==> flow/design.v <==
`timescale 1ns / 1ps
module CAN_TX(
        input wire clk,
        input wire rst,
        input wire sig,  
        output reg can_tx, output reg rst_n,
        output reg led,
        output reg [14:0] crc_reg,          
        output reg [3:0] dlc,               
        output reg [10:0] id,
        output reg [3:0] current_state,
        output reg [15:0]bit_counter ,
        output reg [63:0] data,
        output reg send_frame, sending_frame,idle      
    );
parameter IDLE = 0, SOF = 1, ID_STATE = 2, RTR = 3, IDE = 4, R0 = 5, DLC_STATE = 6, 
          DATA_STATE = 7, CRC_STATE = 8, DEL1 = 9, ACK_STATE = 10, DEL2 = 11, EOF_STATE = 12;
          parameter DEBOUNCE_MAX = 100000;  
          reg [16:0] debounce_counter;
          reg btn1_stable;
          reg btn1_last;
always @(posedge clk) begin
              if (sig != btn1_last) begin
                  debounce_counter <= DEBOUNCE_MAX;
              end else if (debounce_counter > 0) begin
                  debounce_counter <= debounce_counter - 1;
              end else begin
                  btn1_stable <= sig;
              end
              btn1_last <= sig;  
          end
wire SOF_BIT = 1'b0;
reg [3:0] next_state;
always @(posedge clk)
begin
  if (rst) begin
        rst_n <= 1'b0;
        led <= 1'b0;
        data <= 64'b0;
        id <= 11'b0;
        send_frame <= 1'b0;
        dlc <= 4'b0;
  end
  else if (sig) begin
        rst_n <= 1'b1;
        data <= 64'hAABBCCDDEEFF0001;
        id <= 11'b10000000001;
        send_frame <= 1'b1;
         led <= 1'b1;
        dlc[3:0] <=4'b1000;
    end        
    else begin
        rst_n <= 1'b0;
         led <= 1'b0;
        data <= 64'b0;  
        send_frame <= 1'b0;
     end   
end 
always @ (posedge clk) begin: STATE_MEMORY
    if (rst)
        current_state <= IDLE;
    else if (!send_frame)
        current_state <= IDLE;
    else if (send_frame)
        current_state <= next_state;
end	
always @(*) 
begin: NEXT_STATE_LOGIC
    case (current_state)
        IDLE: 
                next_state = SOF;
        SOF: 
            if (send_frame && !idle)
                next_state = ID_STATE;
            else 
                next_state = SOF;
        ID_STATE: 
            if (sending_frame && bit_counter == 11)begin 
                next_state = RTR; 
                end
            else 
                next_state = ID_STATE;
        RTR: 
            if (sending_frame) 
                next_state = IDE; 
            else 
                next_state = RTR;
        IDE: 
            if (sending_frame) 
                next_state = R0; 
            else 
                next_state = IDE;
        R0:
            if (sending_frame) 
                next_state = DLC_STATE; 
            else 
                next_state = R0;
        DLC_STATE: 
            if (sending_frame && bit_counter == 4) 
                next_state = DATA_STATE; 
            else 
                next_state = DLC_STATE;
        DATA_STATE: 
            if (sending_frame && bit_counter == (dlc * 8)) 
                next_state = CRC_STATE; 
            else 
                next_state = DATA_STATE;
        CRC_STATE: 
            if (sending_frame && bit_counter == 15) 
                next_state = DEL1; 
            else 
                next_state = CRC_STATE;
        DEL1:
            if (sending_frame) 
                next_state = ACK_STATE; 
            else 
                next_state = DEL1;        
        ACK_STATE: 
            if (sending_frame) 
                next_state = DEL2; 
            else 
                next_state = ACK_STATE;
        DEL2:
            if (sending_frame) 
                next_state = EOF_STATE; 
            else 
                next_state = DEL2;
        EOF_STATE: 
            if (sending_frame && bit_counter == 6) begin
                next_state = IDLE; 
                end
            else 
                next_state = EOF_STATE;
        default: 
            next_state = IDLE;
    endcase
end	
always @ (posedge clk) 
begin: OUTPUT_LOGIC
    if (rst) begin
        can_tx <= 1'b1;
        sending_frame <= 1'b0;
        bit_counter <= 0;
        crc_reg <= 15'b0;
        idle <= 1'b1;
    end else if (!rst_n) begin
        can_tx <= 1'b1;          
        sending_frame <= 1'b0;
        bit_counter <= 0;
        crc_reg <= 15'b0;
    end else begin
        case (current_state)
            IDLE: 
                if (send_frame && !sending_frame && idle) begin
                    sending_frame <= 1'b1;
                    idle<=1'b0;
                    can_tx <= SOF_BIT;    
                     end else begin
                        can_tx <= 1'b1;        
                end
            SOF: begin 
               can_tx <= id[10 - bit_counter];
               bit_counter <= bit_counter + 1;
            end
            ID_STATE: 
              begin
                can_tx <= id[10 - bit_counter];   
                bit_counter <= bit_counter + 1;
                if (bit_counter == 11) begin
                    can_tx <= 1'b0;
                    bit_counter <= 0;
                end        
              end
            RTR: 
              begin
                    can_tx <= 1'b0;
            end
            IDE: 
            begin
                can_tx <= 1'b0;   
            end
            R0:
              begin
                can_tx <= dlc[3 - bit_counter];
                 bit_counter <= bit_counter + 1;
            end
            DLC_STATE:
               begin
                can_tx <= dlc[3 - bit_counter];   
                bit_counter <= bit_counter + 1;
                if (bit_counter == 4) begin
                    bit_counter <= 1;
                    can_tx <= data[63];
                end  
            end
            DATA_STATE:  
              begin
                can_tx <= (bit_counter <= 63) ? data[63-bit_counter] : 1'b0;   
                bit_counter <= bit_counter + 1;
                if (bit_counter == (dlc * 8))
                    bit_counter <= 0;
            end
            CRC_STATE: 
            begin
                bit_counter <= bit_counter + 1;
                if (bit_counter == 15)
                    bit_counter <= 0;
            end
            DEL1:  
             begin
                can_tx <= 1'b1; 
            end
            ACK_STATE: 
                can_tx <= 1'b1;   
            DEL2:
            begin
                can_tx <= 1'b1;  
            end
            EOF_STATE:  
            begin
                can_tx <= 1'b1;   
                bit_counter <= bit_counter + 1;
                if (bit_counter == 6) begin
                    bit_counter <= 0;
                    sending_frame <= 0;
                    idle <=1'b1;
                end
            end
            default:
            can_tx <=1;
        endcase
  end  
end
function [14:0] nextCRC;
    input new_bit;
    input [14:0] crc_in;
    begin
        nextCRC[14] = crc_in[13] ^ new_bit;
        nextCRC[13] = crc_in[12] ^ crc_in[14] ^ new_bit;
        nextCRC[12] = crc_in[11];
        nextCRC[11] = crc_in[10] ^ crc_in[14] ^ new_bit;
        nextCRC[10] = crc_in[9];
        nextCRC[9]  = crc_in[8]  ^ crc_in[14] ^ new_bit;
        nextCRC[8]  = crc_in[7];
        nextCRC[7]  = crc_in[6];
        nextCRC[6]  = crc_in[5]  ^ crc_in[14] ^ new_bit;
        nextCRC[5]  = crc_in[4];
        nextCRC[4]  = crc_in[3]  ^ crc_in[14] ^ new_bit;
        nextCRC[3]  = crc_in[2];
        nextCRC[2]  = crc_in[1];
        nextCRC[1]  = crc_in[0]  ^ crc_in[14] ^ new_bit;
        nextCRC[0]  = new_bit;
    end
endfunction
endmodule
`timescale 1ns / 1ps
module CAN_RX (
    input wire clk,
    input wire rst,
    input wire can_rx_buf, 
    output reg SOF_detected,
    output reg receiving_frame,
    output reg can_rx,
    output reg [10:0] id_rx,     
    output reg [3:0] dlc_rx,     
    output reg [63:0] crc_rx,
    output reg [63:0] data_rx,   
    output reg [3:0] current_state,
    output reg [31:0] state_ascii,
    output reg red,
    output reg green,
    output reg blue,
    output reg debug_led,
    output reg [15:0]bit_counter, 
    output reg frame_valid  
);
    reg [14:0] crc_reg;
    reg rtr;
    reg r0;
    reg sof;
    reg [4:0] next_state;
    reg rst_n;
    parameter IDLE = 0, SOF = 1, ID_STATE = 2, RTR = 3, IDE = 4, R0 = 5, DLC_STATE = 6, 
              DATA_STATE = 7, CRC_STATE = 8, DEL1 = 9, ACK_STATE = 10, DEL2=11, EOF_STATE = 12;
    reg [3:0] data_length;
always @(*) begin
        case (current_state)
            IDLE:       state_ascii = "IDLE";  
            SOF:        state_ascii = "SOF ";  
            ID_STATE:   state_ascii = "ID  ";  
            RTR:        state_ascii = "RTR ";  
            IDE:        state_ascii = "IDE ";  
            R0:         state_ascii = "R0  ";  
            DLC_STATE:  state_ascii = "DLC ";  
            DATA_STATE: state_ascii = "DATA";  
            CRC_STATE:  state_ascii = "CRC ";  
            DEL1:       state_ascii = "DEL1";  
            ACK_STATE:  state_ascii = "ACK ";  
            DEL2:       state_ascii = "DEL2";  
            EOF_STATE:  state_ascii = "EOF ";  
            default:    state_ascii = "UNK ";  
        endcase
    end
always @(posedge clk)
begin   
    if (rst) begin
    SOF_detected <= 0;
    receiving_frame <= 0;
    end
    else begin
    if (current_state == IDLE && !can_rx && !SOF_detected)begin
    SOF_detected <=1;
    receiving_frame <= 1'b1;
    end
    else begin
    if (current_state != IDLE && SOF_detected)
    SOF_detected <=1;
    end
    if (current_state == EOF_STATE && bit_counter==6 && SOF_detected)
    SOF_detected <=0;
    end
end    
always @(posedge clk)
begin   
    if (rst) begin
        current_state <= IDLE;
    end
    else if (receiving_frame) begin       
        current_state <= next_state;
    end        
    else begin
        current_state <= IDLE;
     end
end      
    always @(*) begin
        can_rx = can_rx_buf; 
    end
    always @(*)
    begin: NEXT_STATE_LOGIC
        case (current_state)
            IDLE: 
                if (SOF_detected)
                    next_state = ID_STATE; 
                else 
                    next_state = IDLE;
            SOF: 
                if (bit_counter == 1) 
                    next_state = ID_STATE; 
                else 
                    next_state = SOF;
            ID_STATE: 
                if (frame_valid && bit_counter == 10) 
                    next_state = RTR; 
                else 
                    next_state = ID_STATE;
            RTR: 
                if (frame_valid)
                    next_state = IDE; 
                else 
                    next_state = RTR;
            IDE: 
                if (frame_valid) 
                    next_state = R0; 
                else 
                    next_state = IDE;
            R0:
                if (frame_valid) 
                    next_state = DLC_STATE; 
                else 
                    next_state = R0;
            DLC_STATE: 
                if (frame_valid && bit_counter == 3) 
                    next_state = DATA_STATE; 
                else 
                    next_state = DLC_STATE;
            DATA_STATE: 
                if (frame_valid && bit_counter == (data_length * 8)) 
                    next_state = CRC_STATE; 
                else 
                    next_state = DATA_STATE;
            CRC_STATE: 
                if (frame_valid && bit_counter == 14) 
                    next_state = DEL1; 
                else 
                    next_state = CRC_STATE;
            DEL1: 
                if (frame_valid) 
                    next_state = ACK_STATE; 
                else 
                    next_state = DEL1;        
            ACK_STATE: 
                if (frame_valid)
                    next_state = DEL2; 
                else 
                    next_state = ACK_STATE;
            DEL2: 
                if (frame_valid) 
                    next_state = EOF_STATE; 
                else 
                    next_state = DEL2;        
            EOF_STATE: 
                if (frame_valid && bit_counter == 6) 
                    next_state = IDLE; 
                else 
                    next_state = EOF_STATE;
            default: 
                next_state = IDLE;
        endcase 
    end	
always @(posedge clk)
begin
  if (rst) begin
    frame_valid <= 1'b0;
    debug_led <= 1'b0;
    id_rx <= 11'b0;
    dlc_rx <= 4'b0;
    data_rx <= 64'b0;
    crc_rx <= 64'b0;
    bit_counter <= 0;
    red <= 1'b0;
    green <= 1'b0;
    blue <= 1'b0;
    data_length = 4'b0;
  end
  else
  case (current_state)
  IDLE: begin
             if (receiving_frame && !frame_valid) begin
                 frame_valid <= 1'b1;
                 debug_led <= 1'b0;
                 id_rx[10 - bit_counter] <= can_rx;   
                 bit_counter <= bit_counter + 1;
                end else begin
                end 
                end
  SOF: begin
                            red <= 1'b1;
                            green <= 1'b0; 
                            blue <= 1'b1;  
                   id_rx[10 - bit_counter] <= can_rx;          
                   bit_counter <= bit_counter + 1;  
                end
  ID_STATE:  begin
                    id_rx[10 - bit_counter] <= can_rx;
                    bit_counter <= bit_counter + 1;
                    if (bit_counter == 10) begin
                        bit_counter <= 0;
                    end
                end
   RTR:   begin
                end
                IDE:   begin                           
                end
                R0:   begin                        
                end
  DLC_STATE: begin 
                    case (bit_counter)
                        0: dlc_rx[3] <= can_rx;   
                        1: dlc_rx[2] <= can_rx;
                        2: dlc_rx[1] <= can_rx;
                        3: dlc_rx[0] <= can_rx;   
                    endcase
                    bit_counter <= bit_counter + 1;
                    if (bit_counter == 3) begin
                        bit_counter <= 1;
                        red <= 1'b1;
                         green <= 1'b1; 
                         blue <= 1'b0;  
                    end
                end
                DATA_STATE:  begin
                    case (dlc_rx)
                                    4'b0000: data_length = 0;        
                                    4'b0001: data_length = 1;        
                                    4'b0010: data_length = 2;       
                                    4'b0011: data_length = 3;       
                                    4'b0100: data_length = 4;       
                                    4'b0101: data_length = 5;       
                                    4'b0110: data_length = 6;       
                                    4'b0111: data_length = 7;       
                                    4'b1000: data_length = 8;       
                           default: data_length = 0;     
                     endcase
                    if (((data_length*8))-bit_counter <= 63)
                    data_rx[((data_length*8))-bit_counter] <= can_rx;
                    bit_counter <= bit_counter + 1;
                    if (bit_counter == (data_length * 8) ) begin
                        bit_counter <= 0;
                        red <= 1'b1;
                            green <= 1'b0; 
                            blue <= 1'b0;  
                    end
                end
                CRC_STATE:  begin
                    crc_rx[bit_counter] <= can_rx;
                    bit_counter <= bit_counter + 1;
                    if (bit_counter == 14) begin
                        bit_counter <= 0;
                    end
                end
                DEL1:  begin
                end
                ACK_STATE:   begin
                end
                DEL2:  begin
                   red <= 1'b1;
                   green <= 1'b0; 
                   blue <= 1'b0;  
                end
                EOF_STATE:  begin
                    if (can_rx == 1'b1)    
                    bit_counter <= bit_counter + 1;
                    if (bit_counter == 4) begin
                        id_rx <= 11'b00000000000;
                        dlc_rx <= 4'b0000;
                    end      
                    if (bit_counter == 6) begin
                        bit_counter <= 0;
                        frame_valid <= 1'b0;   
                        debug_led <= 1'b1;
                        red <= 1'b0;
                        green <= 1'b1; 
                        blue <= 1'b1;
                    end
   end
   endcase                 
end   
endmodule
module can_node (
    input  wire        clk,
    input  wire        rst,
    input  wire        tx_sig,
    output wire        tx_can_tx,
    output wire        tx_rst_n,
    output wire        tx_led,
    output wire [14:0] tx_crc_reg,
    output wire [3:0]  tx_dlc,
    output wire [10:0] tx_id,
    output wire [3:0]  tx_current_state,
    output wire [15:0] tx_bit_counter,
    output wire [63:0] tx_data,
    output wire        tx_send_frame,
    output wire        tx_sending_frame,
    output wire        tx_idle,
    input  wire        rx_can_rx_buf,
    output wire        rx_SOF_detected,
    output wire        rx_receiving_frame,
    output wire        rx_can_rx,
    output wire [10:0] rx_id_rx,
    output wire [3:0]  rx_dlc_rx,
    output wire [63:0] rx_crc_rx,
    output wire [63:0] rx_data_rx,
    output wire [3:0]  rx_current_state,
    output wire [31:0] rx_state_ascii,
    output wire        rx_red,
    output wire        rx_green,
    output wire        rx_blue,
    output wire        rx_debug_led,
    output wire [15:0] rx_bit_counter,
    output wire        rx_frame_valid
);
    CAN_TX u_tx (
        .clk(clk), .rst(rst), .sig(tx_sig),
        .can_tx(tx_can_tx), .rst_n(tx_rst_n), .led(tx_led),
        .crc_reg(tx_crc_reg), .dlc(tx_dlc), .id(tx_id),
        .current_state(tx_current_state), .bit_counter(tx_bit_counter),
        .data(tx_data), .send_frame(tx_send_frame),
        .sending_frame(tx_sending_frame), .idle(tx_idle)
    );
    CAN_RX u_rx (
        .clk(clk), .rst(rst), .can_rx_buf(rx_can_rx_buf),
        .SOF_detected(rx_SOF_detected), .receiving_frame(rx_receiving_frame),
        .can_rx(rx_can_rx), .id_rx(rx_id_rx), .dlc_rx(rx_dlc_rx),
        .crc_rx(rx_crc_rx), .data_rx(rx_data_rx),
        .current_state(rx_current_state), .state_ascii(rx_state_ascii),
        .red(rx_red), .green(rx_green), .blue(rx_blue),
        .debug_led(rx_debug_led), .bit_counter(rx_bit_counter),
        .frame_valid(rx_frame_valid)
    );
endmodule
# From RTL to reports: can_node
# What the tools print for can_node, step after step.
# Line numbers count from 1 in the design file above.
# Operators: Yosys type, input widths -> output width; for muxes data width and select width s.
# Cell names lack the library's common part.
# Not given: --
# inputs
design	can_node
clk_port	clk
lib	sky130hd
corner	tt_025C_1v80

# Word-level counts
# Source: Yosys, flattened and elaborated, memories not mapped. Widths are those after wreduce. Print and check cells do not count.
# Memory sizes are those after Yosys's memory passes, which may raise the word count (mostly to a power of two), join words into wider ones and drop unused or constant bits.
# bits
register_bits	264
romBits	464
clocked_rd_ports_x_width	25
memories	2
out_inout_bits	323
# op_classes
n_addsub	10
cmp	2
equal	50
shift	9
muxes	84
bitwise	11
n_reduce_logical	56
# mem_list
name	size	word_bits	read_ports	write_ports	line	source
(name not given)	16	25	1	0	287	case (current_state)
(name not given)	16	4	1	0	472	case (dlc_rx)
# op_table
cell	count
$mux 16	12
$and 64x64->64	2
$or 64x64->64	2
$not 64->64	2
$pmux 16 s7	1
$pmux 4 s13	2
$pmux 16 s6	1
$neg 32->33	2
$shift 1x17->64	1
$shift 1x17->64 const A	1
$shift 1x33->64	1
$shift 1x33->64 const A	1
$eq 16x3->1 const B	4
$eq 16x4->1 const B	4
$shiftx 64x32->1	1
$mux 64	1
$eq 16x7->1	3
$eq 4x4->1 const B	10
$sub 4x16->17 const A	2
$mux 1	34
$shift 1x33->11	1
$shift 1x33->11 const A	1
$pmux 11 s3	1
$add 16x1->16 const B	2
$eq 16x2->1 const B	2
$le 32x6->1 const B	1
$eq 4x3->1 const B	8
$shiftx 4x32->1	1
# Not listed: further kinds 38, cells in them 118.

# Logic depth
# Depth = most cells in a row (Yosys ltp): at word level without a register or memory, in the mapped netlist without a sequential cell, where the memories' decode and read muxes count.
# depth
ltp_word	9
abc_area	0
mapped_depth	20
depth_no_buf	15

# Synthesis result
# Source: synth_stat.txt of the flow (Yosys; design flattened, memories mapped). It holds for the ABC_AREA given above (unset counts as 0); a run with the other value may have another netlist.
# The area totals of this step are shown rounded.
# synth_totals
mapped_cells	1796
synth_area_um2	13700
sequential_area_um2	4480
flip_flops	224
n_buf	213
# by_type
cell_type	count
dfxtp_1	224
nand2_1	241
buf_4	107
a21oi_1	153
nand3_1	139
nor2_1	163
mux2i_1	38
xnor2_1	43
ha_1	28
clkbuf_1	87
xor2_1	31
nor3_1	53
nand2b_1	32
nand4_1	30
o21ai_0	36
o21ai_1	33
inv_1	38
o41ai_1	15
# Not listed: further types 72, cells in them 305.
# The figures by module come from a second, unflattened synthesis with its own total; it is not the netlist above.
# hier_totals
hier_cells	1735
hier_area_um2	13200
# Rows give one instance, submodules left out.
# modules
mod	n_inst	cells	area_um2	mod_seq_area_um2
CAN_RX	1	1401	10600	3980
CAN_TX	1	334	2590	500
can_node	1	0	0.0	0.0

# Timing after synthesis
# Source: OpenSTA report_checks on the synthesized netlist (no wires, ideal clock, input and output delay 20% of the period each), path of least setup slack; recovery checks are left aside. Register names are those of the netlist, which keeps one name where synthesis merged equal registers.
# synth_timing
kind	register -> register
start	register u_rx.bit_counter[0]
end	register u_rx.data_rx[4]
period_ns	7.0
setup_time_ns	0.132
launch_ns	0.000
arrival_time_ns	4.925
slack_ns	1.943
delay_ns	5.057
stages	21
path_buffers	5
synth_period_reached_ns	5.057
# "delay_ns" is the arrival time less input delay plus setup time.
# "stages": output pins that drive a net of the path, with the launching flip-flop's if there is one; two outputs of one cell count as two.
# "synth_period_reached_ns" is the clock period less the worst setup slack; recovery checks do not enter. This is arithmetic on one report: input and output delays are still those of the set period (20% each).
# Between the ends stands the longest chain of elaborated cells between them, by number of cells; it is not shown to be the way that was timed. Of several equally long chains one is given.
# A line is the first line of the expression or statement that the cell stems from. Yosys adds cells for indexed reads and writes and turns some case tables into memories.
# A register here has more assigning lines than the two given.
# Lines with a computed index may be missing from the assigning lines.
# synth_between
path_cell_list	dfxtp_1 > clkbuf_1 > clkbuf_1 > inv_1 > ha_1 > nor2b_1 > clkbuf_1 > maj3_2 > xnor2_1 > nand2_1 > or4b_1 > nor3_1 > o211a_1 > ha_1 > nor4bb_1 > a32oi_1 > buf_2 > or4_1 > buf_6 > o21ai_2 > a21oi_1
elab_chain_len	6
# synth_lines
item	line	source
start: declaration	274	output reg [15:0]bit_counter,
start: assignment	432	bit_counter <= bit_counter + 1;
start: assignment	441	bit_counter <= bit_counter + 1;
$sub 7x16->17	485	data_rx[((data_length*8))-bit_counter] <= can_rx;
$neg 32->33	485
$shift 1x33->64	485
$not 64->64	485
$and 64x64->64	485
$or 64x64->64	485
end: assignment	417	data_rx <= 64'b0;
end: declaration	267	output reg [63:0] data_rx,

# Worst path after layout
# From the final timing report of run 1: the path of least setup slack in the routed layout; clock arrival at registers is part of the times.
# layout_timing
kind	register -> register
start	register u_rx.bit_counter[6]
end	register u_rx.data_rx[19]
period_ns	5.76
setup_time_ns	0.08
launch_ns	0.53
arrival_time_ns	5.73
slack_ns	0.49
stages	16
path_buffers	1
# Between the ends stands the longest chain of elaborated cells between them, by number of cells; it is not shown to be the way that was timed. Of several equally long chains one is given.
# A register here has more assigning lines than the two given.
# Lines with a computed index may be missing from the assigning lines.
# layout_between
path_cell_list	dfxtp_1 > inv_1 > ha_1 > a21oi_1 > o221ai_1 > nor3_4 > or4b_1 > nor3_1 > o211a_1 > ha_1 > nor4bb_1 > a32oi_1 > buf_4 > nor4_2 > nand3_1 > a21oi_1
elab_chain_len	6
# layout_lines
item	line	source
start: declaration	274	output reg [15:0]bit_counter,
start: assignment	432	bit_counter <= bit_counter + 1;
start: assignment	441	bit_counter <= bit_counter + 1;
$sub 7x16->17	485	data_rx[((data_length*8))-bit_counter] <= can_rx;
$neg 32->33	485
$shift 1x33->64	485
$not 64->64	485
$and 64x64->64	485
$or 64x64->64	485
end: assignment	417	data_rx <= 64'b0;
end: declaration	267	output reg [63:0] data_rx,

# can_node through Yosys and OpenROAD on sky130hd: 3 stored runs, unordered, with their settings and measured results. The constraints put input and output delay at 20% of the set period each and load the outputs with 0.01 pF.
# By "achievedPeriod_ns" is meant the clock period of the run minus its worst setup slack. This is arithmetic on one report: input and output delays are still those of the set period (20% each).
# "worst_path_time_ns" is the time allowed to the run's worst setup path (the clock period less input and output delay, where it has them) less its slack. Clock arrival times count: a late capture clock shortens it, a late launch clock lengthens it.
# "final_power_mw" is the tool's figure for a default switching activity; nothing was simulated.
# Measured values are rounded.
# A setting shown as n/a is not set for that run.
run	CORE_UTILIZATION	period_ns	CAP_MARGIN	CORE_MARGIN	SLEW_MARGIN	ABC_AREA	CELL_PAD_IN_SITES_GLOBAL_PLACEMENT	CTS_CLUSTER_SIZE	GPL_ROUTABILITY_DRIVEN	GPL_TIMING_DRIVEN	MAX_ROUTING_LAYER	SETUP_SLACK_MARGIN	synth_area_um2	die_um2	final_stdcell_area_um2	finalUtil_pct	fin_ws_ns	setupTns_ns	holdWs_ns	final_power_mw	achievedPeriod_ns	worst_path_time_ns	worst_path_kind
run 1	49	5.76	20	2	20	n/a	n/a	n/a	n/a	n/a	n/a	n/a	13700	29300	16800	60.8	0.493	0.000	0.452	3.89	5.267	5.27	register -> register
run 2	34	3.36	30	9	15	1	2	46	0	0	met5	n/a	15000	51900	21700	50.2	-0.569	-32.1	0.444	10.4	3.929	3.93	register -> register
run 3	40	7.0	5	2	20	n/a	n/a	n/a	0	n/a	n/a	1.94	13700	35700	17000	50.7	2.23	0.000	0.453	3.32	4.770	4.77	register -> register
